==> flow/design.v <==
`timescale 1ns / 1ps
module EC(
input H0,L0,EC_prev,H1,  
output EC_out,EC_next 
    );
wire w;  
assign w = ~(H0 | L0);
assign EC_next = (w & EC_prev);
assign EC_out = (EC_next & H1);
endmodule
`timescale 1ns / 1ps
module TBC(
input X0,X1,Y0,Y1,  
output H,L  
    );
assign H = ((X0) & (!Y1)) | (X1 & (!Y1)) | (X1 & (!Y0));
assign L = (!X1) & Y1;
endmodule
`timescale 1ns / 1ps
module mux8bit(
input sel,
input [7:0]I1,I0,
output [7:0]Y
    );
assign Y = sel ? I1 : I0;
endmodule
`timescale 1ns / 1ps
module TDS(
input [7:0]P0,P1,P2,
output [7:0]Min,Med,Max
    );
wire [20:0]w;
wire [5:0]EC_next;
wire [8:0]EC_out;
wire [2:0]mux_sel;
wire [7:0]Temp_max,Temp_min_1,Temp_min_2;
TBC TBC_1_MSB_67(.X0(P0[6]),.X1(P0[7]),.Y0(P1[6]),.Y1(P1[7]),.H(w[0]),.L(w[1]));
TBC TBC_1_BITS45(.X0(P0[4]),.X1(P0[5]),.Y0(P1[4]),.Y1(P1[5]),.H(w[2]),.L(w[3]));
TBC TBC_1_BITS23(.X0(P0[2]),.X1(P0[3]),.Y0(P1[2]),.Y1(P1[3]),.H(w[4]),.L(w[5]));
TBC TBC_1_LSB_01(.X0(P0[0]),.X1(P0[1]),.Y0(P1[0]),.Y1(P1[1]),.H(w[6]),.L());
EC EC_1_MSB_45(.H0(w[0]),.L0(w[1]),.EC_prev(1'b1),.H1(w[2]),.EC_next(EC_next[0]),.EC_out(EC_out[0]));
EC EC_1_BITS23(.H0(w[2]),.L0(w[3]),.EC_prev(EC_next[0]),.H1(w[4]),.EC_next(EC_next[1]),.EC_out(EC_out[1]));
EC EC_1_LSB_01(.H0(w[4]),.L0(w[5]),.EC_prev(EC_next[1]),.H1(w[6]),.EC_next(),.EC_out(EC_out[2]));
assign mux_sel[0] = EC_out[0] | EC_out[1] | EC_out[2] | w[0];  
mux8bit m_1_min(.sel(mux_sel[0]),.I1(P1),.I0(P0),.Y(Temp_min_1));
mux8bit m_1_max(.sel(mux_sel[0]),.I1(P0),.I0(P1),.Y(Temp_max));
TBC TBC_2_MSB_67(.X0(Temp_max[6]),.X1(Temp_max[7]),.Y0(P2[6]),.Y1(P2[7]),.H(w[7]),.L(w[8]));
TBC TBC_2_BITS45(.X0(Temp_max[4]),.X1(Temp_max[5]),.Y0(P2[4]),.Y1(P2[5]),.H(w[9]),.L(w[10]));
TBC TBC_2_BITS23(.X0(Temp_max[2]),.X1(Temp_max[3]),.Y0(P2[2]),.Y1(P2[3]),.H(w[11]),.L(w[12]));
TBC TBC_2_LSB_01(.X0(Temp_max[0]),.X1(Temp_max[1]),.Y0(P2[0]),.Y1(P2[1]),.H(w[13]),.L());
EC EC_2_MSB_45(.H0(w[7]),.L0(w[8]),.EC_prev(1'b1),.H1(w[9]),.EC_next(EC_next[2]),.EC_out(EC_out[3]));
EC EC_2_BITS23(.H0(w[9]),.L0(w[10]),.EC_prev(EC_next[2]),.H1(w[11]),.EC_next(EC_next[3]),.EC_out(EC_out[4]));
EC EC_2_LSB_01(.H0(w[11]),.L0(w[12]),.EC_prev(EC_next[3]),.H1(w[13]),.EC_next(),.EC_out(EC_out[5]));
assign mux_sel[1] = EC_out[3] | EC_out[4] | EC_out[5] | w[7];
mux8bit m_2_min(.sel(mux_sel[1]),.I1(P2),.I0(Temp_max),.Y(Temp_min_2));
mux8bit m_2_max(.sel(mux_sel[1]),.I1(Temp_max),.I0(P2),.Y(Max));  
TBC TBC_3_MSB_67(.X0(Temp_min_1[6]),.X1(Temp_min_1[7]),.Y0(Temp_min_2[6]),.Y1(Temp_min_2[7]),.H(w[14]),.L(w[15]));
TBC TBC_3_BITS45(.X0(Temp_min_1[4]),.X1(Temp_min_1[5]),.Y0(Temp_min_2[4]),.Y1(Temp_min_2[5]),.H(w[16]),.L(w[17]));
TBC TBC_3_BITS23(.X0(Temp_min_1[2]),.X1(Temp_min_1[3]),.Y0(Temp_min_2[2]),.Y1(Temp_min_2[3]),.H(w[18]),.L(w[19]));
TBC TBC_3_LSB_01(.X0(Temp_min_1[0]),.X1(Temp_min_1[1]),.Y0(Temp_min_2[0]),.Y1(Temp_min_2[1]),.H(w[20]),.L());
EC EC_3_MSB_45(.H0(w[14]),.L0(w[15]),.EC_prev(1'b1),.H1(w[16]),.EC_next(EC_next[4]),.EC_out(EC_out[6]));
EC EC_3_BITS23(.H0(w[16]),.L0(w[17]),.EC_prev(EC_next[4]),.H1(w[18]),.EC_next(EC_next[5]),.EC_out(EC_out[7]));
EC EC_3_LSB_01(.H0(w[18]),.L0(w[19]),.EC_prev(EC_next[5]),.H1(w[20]),.EC_next(),.EC_out(EC_out[8]));
assign mux_sel[2] = EC_out[6] | EC_out[7] | EC_out[8] | w[14];
mux8bit m_3_min(.sel(mux_sel[2]),.I1(Temp_min_2),.I0(Temp_min_1),.Y(Min));  
mux8bit m_3_max(.sel(mux_sel[2]),.I1(Temp_min_1),.I0(Temp_min_2),.Y(Med));  
endmodule
`timescale 1ns / 1ps
module inexact_filter
# (parameter COUNT= 256) 
(input [7:0] Pixel_in,
input  clk,
output [7:0] Median
);
    reg [7:0]  line_buff1 [COUNT-1:0];
    reg [7:0]  line_buff2 [COUNT-1:0];
    reg [7:0]  R1_Max,R1_Med,R1_Min,R2_Max,R2_Med,R2_Min,Buffer_reg;
    wire [7:0] Min,Max,Med,Last_Max,Last_Med,Last_Min;
    integer i;
    always @(posedge clk)begin
    Buffer_reg <= Pixel_in;
    end
    always @ (posedge clk)
    begin
    line_buff2[COUNT-1] <= Buffer_reg;
    line_buff1[COUNT-1] <= line_buff2[0];
    for ( i=0 ; i<COUNT-1; i=i+1 )
        line_buff2[i] <= line_buff2[i+1];
    for ( i=0 ; i<COUNT-1; i=i+1 )
         line_buff1[i] <= line_buff1[i+1];
    end 
    TDS tds1_1(.P0(line_buff1[0]),.P1(line_buff2[0]),.P2(Buffer_reg),.Min(Min),.Max(Max),.Med(Med));
    always @(posedge clk) begin
    R1_Max <= Max;
    R1_Med <= Med;
    R1_Min <= Min;
    end
    always @(posedge clk) begin
    R2_Max <= R1_Max;
    R2_Med <= R1_Med;
    R2_Min <= R1_Min;
    end
    TDS tds2_1(.P0(Max),.P1(R1_Max),.P2(R2_Max),.Min(Last_Min),.Max(),.Med());
    TDS tds2_2(.P0(Med),.P1(R1_Med),.P2(R2_Med),.Min(),.Max(),.Med(Last_Med));
    TDS tds2_3(.P0(Min),.P1(R1_Min),.P2(R2_Min),.Min(),.Max(Last_Max),.Med());
    TDS tds_f(.P0(Last_Min),.P1(Last_Med),.P2(Last_Max),.Min(),.Max(),.Med(Median));
    endmodule
From RTL to reports: inexact_filter
Tool output for the design above before and after an edit, in the order of the flow.
Lines under "before" count in the file above, lines under "after" in the edited file.
"change" is "after" less "before", of the values as shown; "change_rel_pct" is that difference over "before", in percent.
Operators carry their Yosys type and port widths (W data, S select, Z words).
Library cell names are shortened.
{"block": "inputs", "top_module": "inexact_filter", "clock_port": "clk", "library": "sky130hd", "corner": "tt_025C_1v80"}

Diff
Unified diff, file above to edited file.
The edit is scripted: it alters the design's behaviour and was not made to optimise anything.
begin of diff
@@ -74,5 +74,5 @@
 );
     reg [7:0]  line_buff1 [COUNT-1:0];
-    reg [7:0]  line_buff2 [COUNT-1:0];
+    reg [6:0]  line_buff2 [COUNT-1:0];
     reg [7:0]  R1_Max,R1_Med,R1_Min,R2_Max,R2_Med,R2_Min,Buffer_reg;
     wire [7:0] Min,Max,Med,Last_Max,Last_Med,Last_Min;
end of diff

Elaborated design
Counts by Yosys on the flattened word-level netlist (proc, flatten, opt, wreduce). Print and check cells are left out.
{"block": "op_classes", "element": "muxes", "before": 20, "after": 20, "change": 0, "change_rel_pct": 0.00}
{"block": "op_classes", "element": "logic", "before": 518, "after": 511, "change": -7, "change_rel_pct": -1.35}
{"block": "op_classes", "element": "reduce_and_logical", "before": 154, "after": 151, "change": -3, "change_rel_pct": -1.95}
{"block": "op_table", "op": "$and A1 B1 Y1", "before": 280, "after": 272, "change": -8, "change_rel_pct": -2.86}
{"block": "op_table", "op": "$logic_not A1 Y1", "before": 154, "after": 149, "change": -5, "change_rel_pct": -3.25}
{"block": "op_table", "op": "$and A1 B1 Y1 const A", "before": 0, "after": 4, "change": 4}
{"block": "op_table", "op": "$or A1 B1 Y1", "before": 196, "after": 193, "change": -3, "change_rel_pct": -1.53}
{"block": "op_table", "op": "$mux W8", "before": 20, "after": 18, "change": -2, "change_rel_pct": -10.00}
{"block": "op_table", "op": "$logic_not A1 Y1 const A", "before": 0, "after": 2, "change": 2}
{"block": "op_table", "op": "$mux W7", "before": 0, "after": 2, "change": 2}
{"block": "op_table", "op": "$not A1 Y1", "before": 42, "after": 42, "change": 0, "change_rel_pct": 0.00}
{"block": "bits", "element": "ff_bits", "before": 4152, "after": 3640, "change": -512, "change_rel_pct": -12.33}
{"block": "bits", "element": "wordCells", "before": 1211, "after": 1201, "change": -10, "change_rel_pct": -0.83}

Longest topological paths
Yosys ltp: most cells in a row. Word level: on the elaborated netlist, between registers, memories and ports. Mapped: between sequential cells and ports; inverters and the memories' decode and read muxes count.
{"block": "logic_depth", "element": "depth_word", "before": 104, "after": 104, "change": 0, "change_rel_pct": 0.00}
{"block": "logic_depth", "element": "ABC_AREA", "before": "0", "after": "0"}
{"block": "logic_depth", "element": "ltp_mapped", "before": 33, "after": 34, "change": 1, "change_rel_pct": 3.03}

After synthesis
Yosys stat after the flow's synthesis: flattened, memories mapped to cells. It holds for the ABC_AREA given above (unset counts as 0); a run with the other value may have another netlist.
{"block": "by_type", "cell": "dfxtp_1", "before": 4152, "after": 3640, "change": -512, "change_rel_pct": -12.33}
{"block": "by_type", "cell": "nor3_1", "before": 36, "after": 18, "change": -18, "change_rel_pct": -50.00}
{"block": "by_type", "cell": "mux2i_1", "before": 40, "after": 55, "change": 15, "change_rel_pct": 37.50}
{"block": "by_type", "cell": "nor2_1", "before": 81, "after": 68, "change": -13, "change_rel_pct": -16.05}
{"block": "by_type", "cell": "nand2_1", "before": 87, "after": 97, "change": 10, "change_rel_pct": 11.49}
{"block": "by_type", "cell": "nand3_1", "before": 29, "after": 20, "change": -9, "change_rel_pct": -31.03}
{"block": "by_type", "cell": "o21ai_1", "before": 12, "after": 3, "change": -9, "change_rel_pct": -75.00}
{"block": "by_type", "cell": "mux2_2", "before": 19, "after": 12, "change": -7, "change_rel_pct": -36.84}
{"block": "by_type", "cell": "o22ai_1", "before": 16, "after": 9, "change": -7, "change_rel_pct": -43.75}
{"block": "by_type", "cell": "nor3b_1", "before": 6, "after": 0, "change": -6, "change_rel_pct": -100.00}
{"block": "by_type", "cell": "o21ai_0", "before": 62, "after": 57, "change": -5, "change_rel_pct": -8.06}
{"block": "by_type", "cell": "o21bai_1", "before": 8, "after": 3, "change": -5, "change_rel_pct": -62.50}
{"block": "by_type", "cell": "or4_1", "before": 5, "after": 0, "change": -5, "change_rel_pct": -100.00}
{"block": "by_type", "cell": "a2bb2oi_1", "before": 2, "after": 7, "change": 5, "change_rel_pct": 250.00}
{"block": "by_type", "cell": "a21oi_1", "before": 63, "after": 59, "change": -4, "change_rel_pct": -6.35}
{"block": "by_type", "cell": "inv_1", "before": 43, "after": 39, "change": -4, "change_rel_pct": -9.30}
{"block": "by_type", "cell": "clkbuf_1", "before": 28, "after": 24, "change": -4, "change_rel_pct": -14.29}
{"block": "by_type", "cell": "nand4_1", "before": 11, "after": 7, "change": -4, "change_rel_pct": -36.36}
Not every row of either side is listed.
{"block": "mapped", "element": "mapped_cells", "before": 5008, "after": 4414, "change": -594, "change_rel_pct": -11.86}
{"block": "mapped", "element": "yosys_area_um2", "before": 88590.0, "after": 77812.1, "change": -10777.9, "change_rel_pct": -12.17}
{"block": "mapped", "element": "ffs", "before": 4152, "after": 3640, "change": -512, "change_rel_pct": -12.33}
{"block": "mapped", "element": "buffers", "before": 53, "after": 48, "change": -5, "change_rel_pct": -9.43}
The figures by module come from a second, unflattened synthesis with its own total; it is not the netlist above.
{"block": "hier_totals", "element": "cells_unflattened", "before": 4772, "after": 4261, "change": -511, "change_rel_pct": -10.71}
{"block": "hier_totals", "element": "area_unflattened_um2", "before": 89444.5, "after": 79198.5, "change": -10246.0, "change_rel_pct": -11.46}
Each row is one instance without its submodules.
{"block": "modules_before", "module": "inexact_filter", "n_inst": 1, "cells": 4152, "mod_area_um2": 83119.7}
{"block": "modules_before", "module": "mux8bit", "n_inst": 30, "cells": 9, "mod_area_um2": 131.4}
{"block": "modules_before", "module": "TBC", "n_inst": 60, "cells": 4, "mod_area_um2": 22.5}
{"block": "modules_before", "module": "EC", "n_inst": 45, "cells": 2, "mod_area_um2": 20.0}
{"block": "modules_before", "module": "TDS", "n_inst": 5, "cells": 4, "mod_area_um2": 26.3}
{"block": "modules_after", "module": "inexact_filter", "n_inst": 1, "cells": 3641, "mod_area_um2": 72873.6}
{"block": "modules_after", "module": "mux8bit", "n_inst": 30, "cells": 9, "mod_area_um2": 131.4}
{"block": "modules_after", "module": "TBC", "n_inst": 60, "cells": 4, "mod_area_um2": 22.5}
{"block": "modules_after", "module": "EC", "n_inst": 45, "cells": 2, "mod_area_um2": 20.0}
{"block": "modules_after", "module": "TDS", "n_inst": 5, "cells": 4, "mod_area_um2": 26.3}

Worst setup path after synthesis
Source: OpenSTA report_checks on the synthesized netlist (no wires, ideal clock, input and output delay 20% of the period each), path of least setup slack; recovery checks are left aside. Register names are those of the netlist, which keeps one name where synthesis merged equal registers.
{"block": "synth_timing", "element": "path_type", "before": "reg-to-output", "after": "reg-to-output"}
{"block": "synth_timing", "element": "from", "before": "register line_buff1[0][4]", "after": "register line_buff2[0][1]"}
{"block": "synth_timing", "element": "to", "before": "output port Median[1]", "after": "output port Median[1]"}
{"block": "synth_timing", "element": "clock_period_ns", "before": 11.0, "after": 11.0, "change": 0.0, "change_rel_pct": 0.00}
{"block": "synth_timing", "element": "output_delay_ns", "before": 2.200, "after": 2.200, "change": 0.000, "change_rel_pct": 0.00}
{"block": "synth_timing", "element": "t_first_pin_ns", "before": 0.000, "after": 0.000, "change": 0.000}
{"block": "synth_timing", "element": "arrival_time_ns", "before": 7.173, "after": 7.311, "change": 0.138, "change_rel_pct": 1.92}
{"block": "synth_timing", "element": "required_time_ns", "before": 8.800, "after": 8.800, "change": 0.000, "change_rel_pct": 0.00}
{"block": "synth_timing", "element": "setup_slack_ns", "before": 1.627, "after": 1.489, "change": -0.138}
{"block": "synth_timing", "element": "path_delay_ns", "before": 7.173, "after": 7.311, "change": 0.138, "change_rel_pct": 1.92}
{"block": "synth_timing", "element": "path_stages", "before": 30, "after": 31, "change": 1, "change_rel_pct": 3.33}
{"block": "synth_timing", "element": "period_less_setup_slack_ns", "before": 9.373, "after": 9.511, "change": 0.138, "change_rel_pct": 1.47}
"path_delay_ns" is the arrival time less input delay plus setup time.
A path that ends at an output port has no setup time.
"path_stages" counts driving pins, that of a launching flip-flop among them; a cell with two outputs on the path counts twice.
"period_less_setup_slack_ns" is the clock period less the worst setup slack; recovery checks do not enter. This is arithmetic on one report: input and output delays are still those of the set period (20% each).
Between the ends stands the longest chain of elaborated cells between them, by number of cells; it is not shown to be the way that was timed. Of several equally long chains one is given.
A line is the first line of the expression or statement that the cell stems from. Yosys adds cells for indexed reads and writes and turns some case tables into memories.
{"block": "synth_via_before", "cell_sequence": "dfxtp_1 buf_4 a2bb2oi_4 and4b_1 buf_6 o21ai_4 mux2i_1 a211o_4 nand2_4 buf_8 nor3b_2 buf_2 nor2_2 o221a_1 a222oi_1 a211oi_2 a211oi_4 mux2_4 a31oi_2 mux2_2 o21bai_1 o221ai_4 o31a_1 a31oi_4 mux2_2 o21ai_1 o21ai_2 a31oi_4 mux2i_1 a222oi_1", "elab_chain_len": 103}
{"block": "synth_lines_before", "element": "from (decl)", "line_no": 75, "source": "reg [7:0]  line_buff1 [COUNT-1:0];"}
{"block": "synth_lines_before", "element": "from (assign)", "line_no": 90, "source": "line_buff1[i] <= line_buff1[i+1];"}
{"block": "synth_lines_before", "element": "$and A1 B1 Y1", "line_no": 16, "source": "assign H = ((X0) & (!Y1)) | (X1 & (!Y1)) | (X1 & (!Y0));"}
{"block": "synth_lines_before", "element": "$or A1 B1 Y1 x2", "line_no": 16}
{"block": "synth_lines_before", "element": "$or A1 B1 Y1", "line_no": 7, "source": "assign w = ~(H0 | L0);"}
{"block": "synth_lines_before", "element": "$not A1 Y1", "line_no": 7}
{"block": "synth_lines_before", "element": "$and A1 B1 Y1", "line_no": 8, "source": "assign EC_next = (w & EC_prev);"}
{"block": "synth_lines_before", "element": "$and A1 B1 Y1", "line_no": 9, "source": "assign EC_out = (EC_next & H1);"}
{"block": "synth_lines_before", "element": "$or A1 B1 Y1 x3", "line_no": 44, "source": "assign mux_sel[0] = EC_out[0] | EC_out[1] | EC_out[2] | w[0];"}
{"block": "synth_lines_before", "element": "(+83 left out)"}
{"block": "synth_lines_before", "element": "$or A1 B1 Y1 x2", "line_no": 16}
{"block": "synth_lines_before", "element": "$or A1 B1 Y1", "line_no": 7}
{"block": "synth_lines_before", "element": "$not A1 Y1", "line_no": 7}
{"block": "synth_lines_before", "element": "$and A1 B1 Y1", "line_no": 8}
{"block": "synth_lines_before", "element": "$and A1 B1 Y1", "line_no": 9}
{"block": "synth_lines_before", "element": "$or A1 B1 Y1 x3", "line_no": 64, "source": "assign mux_sel[2] = EC_out[6] | EC_out[7] | EC_out[8] | w[14];"}
{"block": "synth_lines_before", "element": "$mux W8", "line_no": 25, "source": "assign Y = sel ? I1 : I0;"}
{"block": "synth_lines_before", "element": "to (decl)", "line_no": 73, "source": "output [7:0] Median"}
{"block": "synth_via_after", "cell_sequence": "dfxtp_1 buf_2 nand2b_1 and4_4 o21ai_4 mux2_4 o211ai_2 o21ai_2 a311o_2 nand2_1 mux2_4 a211o_1 a311o_1 o211ai_1 o311ai_0 a221o_2 a21boi_4 mux2i_1 a311oi_1 a21oi_2 mux2_2 a311oi_2 or2_1 buf_4 buf_6 nand2_1 a41o_1 buf_2 a21oi_2 a21oi_1 a221oi_1", "elab_chain_len": 100}
{"block": "synth_lines_after", "element": "from (decl)", "line_no": 76, "source": "reg [6:0]  line_buff2 [COUNT-1:0];"}
{"block": "synth_lines_after", "element": "from (assign)", "line_no": 88, "source": "line_buff2[i] <= line_buff2[i+1];"}
{"block": "synth_lines_after", "element": "$logic_not A1 Y1", "line_no": 16, "source": "assign H = ((X0) & (!Y1)) | (X1 & (!Y1)) | (X1 & (!Y0));"}
{"block": "synth_lines_after", "element": "$and A1 B1 Y1", "line_no": 16}
{"block": "synth_lines_after", "element": "$or A1 B1 Y1 x2", "line_no": 16}
{"block": "synth_lines_after", "element": "$and A1 B1 Y1", "line_no": 9, "source": "assign EC_out = (EC_next & H1);"}
{"block": "synth_lines_after", "element": "$or A1 B1 Y1 x2", "line_no": 44, "source": "assign mux_sel[0] = EC_out[0] | EC_out[1] | EC_out[2] | w[0];"}
{"block": "synth_lines_after", "element": "$mux W7", "line_no": 25, "source": "assign Y = sel ? I1 : I0;"}
{"block": "synth_lines_after", "element": "$and A1 B1 Y1", "line_no": 16}
{"block": "synth_lines_after", "element": "(+81 left out)"}
{"block": "synth_lines_after", "element": "$or A1 B1 Y1 x2", "line_no": 16}
{"block": "synth_lines_after", "element": "$or A1 B1 Y1", "line_no": 7, "source": "assign w = ~(H0 | L0);"}
{"block": "synth_lines_after", "element": "$not A1 Y1", "line_no": 7}
{"block": "synth_lines_after", "element": "$and A1 B1 Y1", "line_no": 8, "source": "assign EC_next = (w & EC_prev);"}
{"block": "synth_lines_after", "element": "$and A1 B1 Y1", "line_no": 9}
{"block": "synth_lines_after", "element": "$or A1 B1 Y1 x3", "line_no": 64, "source": "assign mux_sel[2] = EC_out[6] | EC_out[7] | EC_out[8] | w[14];"}
{"block": "synth_lines_after", "element": "$mux W8", "line_no": 25}
{"block": "synth_lines_after", "element": "to (decl)", "line_no": 73, "source": "output [7:0] Median"}

Timing after layout
Path of least setup slack in the final report of the runs of pair 1 (OpenROAD, finished layout, wires in). Where an end is a register, its clock arrival counts in the times.
{"block": "layout_timing", "element": "path_type", "before": "reg-to-output", "after": "reg-to-output"}
{"block": "layout_timing", "element": "from", "before": "register line_buff1[0][5]", "after": "register line_buff1[0][5]"}
{"block": "layout_timing", "element": "to", "before": "output port Median[6]", "after": "output port Median[6]"}
{"block": "layout_timing", "element": "clock_period_ns", "before": 11.0, "after": 11.0, "change": 0.0, "change_rel_pct": 0.00}
{"block": "layout_timing", "element": "output_delay_ns", "before": 2.20, "after": 2.20, "change": 0.00, "change_rel_pct": 0.00}
{"block": "layout_timing", "element": "t_first_pin_ns", "before": 0.91, "after": 0.89, "change": -0.02, "change_rel_pct": -2.20}
{"block": "layout_timing", "element": "arrival_time_ns", "before": 8.46, "after": 8.56, "change": 0.10, "change_rel_pct": 1.18}
{"block": "layout_timing", "element": "required_time_ns", "before": 8.80, "after": 8.80, "change": 0.00, "change_rel_pct": 0.00}
{"block": "layout_timing", "element": "setup_slack_ns", "before": 0.34, "after": 0.24, "change": -0.10}
{"block": "layout_timing", "element": "path_stages", "before": 36, "after": 32, "change": -4, "change_rel_pct": -11.11}
Between the ends stands the longest chain of elaborated cells between them, by number of cells; it is not shown to be the way that was timed. Of several equally long chains one is given.
{"block": "layout_via_before", "cell_sequence": "dfxtp_4 a2bb2oi_4 o311ai_4 buf_12 o21ai_4 buf_8 mux2i_4 buf_4 a211oi_4 nor2_2 buf_6 mux2_4 buf_6 a31oi_4 a21oi_1 or3_4 a211o_1 o211a_4 or4_1 nand4_1 buf_6 o22ai_1 o32a_1 o221ai_4 buf_6 buf_4 o21a_4 mux2_2 mux2i_1 a31oi_1 o21ai_2 buf_4 a311oi_2 nor2b_1 a221o_2 clkbuf_2", "elab_chain_len": 103}
{"block": "layout_lines_before", "element": "from (decl)", "line_no": 75, "source": "reg [7:0]  line_buff1 [COUNT-1:0];"}
{"block": "layout_lines_before", "element": "from (assign)", "line_no": 90, "source": "line_buff1[i] <= line_buff1[i+1];"}
{"block": "layout_lines_before", "element": "$and A1 B1 Y1", "line_no": 16, "source": "assign H = ((X0) & (!Y1)) | (X1 & (!Y1)) | (X1 & (!Y0));"}
{"block": "layout_lines_before", "element": "$or A1 B1 Y1 x2", "line_no": 16}
{"block": "layout_lines_before", "element": "$or A1 B1 Y1", "line_no": 7, "source": "assign w = ~(H0 | L0);"}
{"block": "layout_lines_before", "element": "$not A1 Y1", "line_no": 7}
{"block": "layout_lines_before", "element": "$and A1 B1 Y1", "line_no": 8, "source": "assign EC_next = (w & EC_prev);"}
{"block": "layout_lines_before", "element": "$and A1 B1 Y1", "line_no": 9, "source": "assign EC_out = (EC_next & H1);"}
{"block": "layout_lines_before", "element": "$or A1 B1 Y1 x3", "line_no": 44, "source": "assign mux_sel[0] = EC_out[0] | EC_out[1] | EC_out[2] | w[0];"}
{"block": "layout_lines_before", "element": "(+83 left out)"}
{"block": "layout_lines_before", "element": "$or A1 B1 Y1 x2", "line_no": 16}
{"block": "layout_lines_before", "element": "$or A1 B1 Y1", "line_no": 7}
{"block": "layout_lines_before", "element": "$not A1 Y1", "line_no": 7}
{"block": "layout_lines_before", "element": "$and A1 B1 Y1", "line_no": 8}
{"block": "layout_lines_before", "element": "$and A1 B1 Y1", "line_no": 9}
{"block": "layout_lines_before", "element": "$or A1 B1 Y1 x3", "line_no": 64, "source": "assign mux_sel[2] = EC_out[6] | EC_out[7] | EC_out[8] | w[14];"}
{"block": "layout_lines_before", "element": "$mux W8", "line_no": 25, "source": "assign Y = sel ? I1 : I0;"}
{"block": "layout_lines_before", "element": "to (decl)", "line_no": 73, "source": "output [7:0] Median"}
{"block": "layout_via_after", "cell_sequence": "dfxtp_4 buf_4 buf_4 or2_2 a211oi_2 a31oi_2 buf_4 o21ai_4 clkbuf_16 mux2i_2 nor2_1 o311a_1 a211o_1 a311o_1 o211ai_1 o311ai_2 a221o_2 buf_4 a21oi_1 o32a_1 nand4_1 a21oi_4 mux2_4 a311oi_4 or2_4 a311oi_2 buf_4 a41o_4 a21oi_4 a221oi_4 o211ai_1 buf_2", "elab_chain_len": 103}
{"block": "layout_lines_after", "element": "from (assign)", "line_no": 90, "source": "line_buff1[i] <= line_buff1[i+1];"}
{"block": "layout_lines_after", "element": "$and A1 B1 Y1", "line_no": 16, "source": "assign H = ((X0) & (!Y1)) | (X1 & (!Y1)) | (X1 & (!Y0));"}
{"block": "layout_lines_after", "element": "$or A1 B1 Y1 x2", "line_no": 16}
{"block": "layout_lines_after", "element": "$or A1 B1 Y1", "line_no": 7, "source": "assign w = ~(H0 | L0);"}
{"block": "layout_lines_after", "element": "$not A1 Y1", "line_no": 7}
{"block": "layout_lines_after", "element": "$and A1 B1 Y1", "line_no": 8, "source": "assign EC_next = (w & EC_prev);"}
{"block": "layout_lines_after", "element": "$and A1 B1 Y1", "line_no": 9, "source": "assign EC_out = (EC_next & H1);"}
{"block": "layout_lines_after", "element": "$or A1 B1 Y1 x3", "line_no": 44, "source": "assign mux_sel[0] = EC_out[0] | EC_out[1] | EC_out[2] | w[0];"}
{"block": "layout_lines_after", "element": "(+83 left out)"}
{"block": "layout_lines_after", "element": "$or A1 B1 Y1 x2", "line_no": 16}
{"block": "layout_lines_after", "element": "$or A1 B1 Y1", "line_no": 7}
{"block": "layout_lines_after", "element": "$not A1 Y1", "line_no": 7}
{"block": "layout_lines_after", "element": "$and A1 B1 Y1", "line_no": 8}
{"block": "layout_lines_after", "element": "$and A1 B1 Y1", "line_no": 9}
{"block": "layout_lines_after", "element": "$or A1 B1 Y1 x3", "line_no": 64, "source": "assign mux_sel[2] = EC_out[6] | EC_out[7] | EC_out[8] | w[14];"}
{"block": "layout_lines_after", "element": "$mux W8", "line_no": 25, "source": "assign Y = sel ? I1 : I0;"}
{"block": "layout_lines_after", "element": "to (decl)", "line_no": 73, "source": "output [7:0] Median"}

Layout results
Runs of the flow (Yosys, OpenROAD) on both versions; the two runs of a pair have the same settings. The constraints put input and output delay at 20% of the set period each and load the outputs with 0.01 pF.
{"block": "flow_settings_pair_1", "period_ns": 11.0, "CAP_MARGIN": 20, "CORE_MARGIN": 2, "CORE_UTILIZATION": 40, "SLEW_MARGIN": 20}
{"block": "measured_pair_1", "element": "ys_area_um2", "before": 88590.0, "after": 77812.1, "change": -10777.9, "change_rel_pct": -12.17}
{"block": "measured_pair_1", "element": "die_area_um2", "before": 225255.0, "after": 198074.0, "change": -27181.0, "change_rel_pct": -12.07}
{"block": "measured_pair_1", "element": "finish.stdcell_area_um2", "before": 107298.0, "after": 94067.7, "change": -13230.3, "change_rel_pct": -12.33}
{"block": "measured_pair_1", "element": "utilization_pct", "before": 48.8, "after": 48.7, "change": -0.1}
{"block": "measured_pair_1", "element": "setup_ws_ns", "before": 0.340, "after": 0.240, "change": -0.100}
{"block": "measured_pair_1", "element": "fin_tns_ns", "before": 0.000, "after": 0.000, "change": 0.000}
{"block": "measured_pair_1", "element": "ws_hold_ns", "before": 0.256, "after": 0.252, "change": -0.004}
{"block": "flow_settings_pair_2", "CAP_MARGIN": 25, "CELL_PAD_IN_SITES_GLOBAL_PLACEMENT": 3, "CORE_MARGIN": 6, "CORE_UTILIZATION": 60, "CTS_CLUSTER_SIZE": 62, "GPL_TIMING_DRIVEN": 1, "MAX_ROUTING_LAYER": "met5", "PLACE_DENSITY_LB_ADDON": 0.14, "SETUP_SLACK_MARGIN": -0.64, "SLEW_MARGIN": 5, "period_ns": 8.39}
{"block": "measured_pair_2", "element": "ys_area_um2", "before": 88590.0, "after": 77812.1, "change": -10777.9, "change_rel_pct": -12.17}
{"block": "measured_pair_2", "element": "die_area_um2", "before": 157014.0, "after": 138473.0, "change": -18541.0, "change_rel_pct": -11.81}
{"block": "measured_pair_2", "element": "finish.stdcell_area_um2", "before": 106266.0, "after": 93913.8, "change": -12352.2, "change_rel_pct": -11.62}
{"block": "measured_pair_2", "element": "utilization_pct", "before": 72.7, "after": 73.4, "change": 0.7}
{"block": "measured_pair_2", "element": "setup_ws_ns", "before": -1.615, "after": -1.603, "change": 0.012}
{"block": "measured_pair_2", "element": "fin_tns_ns", "before": -11.280, "after": -10.396, "change": 0.884}
{"block": "measured_pair_2", "element": "ws_hold_ns", "before": 0.262, "after": 0.254, "change": -0.008}
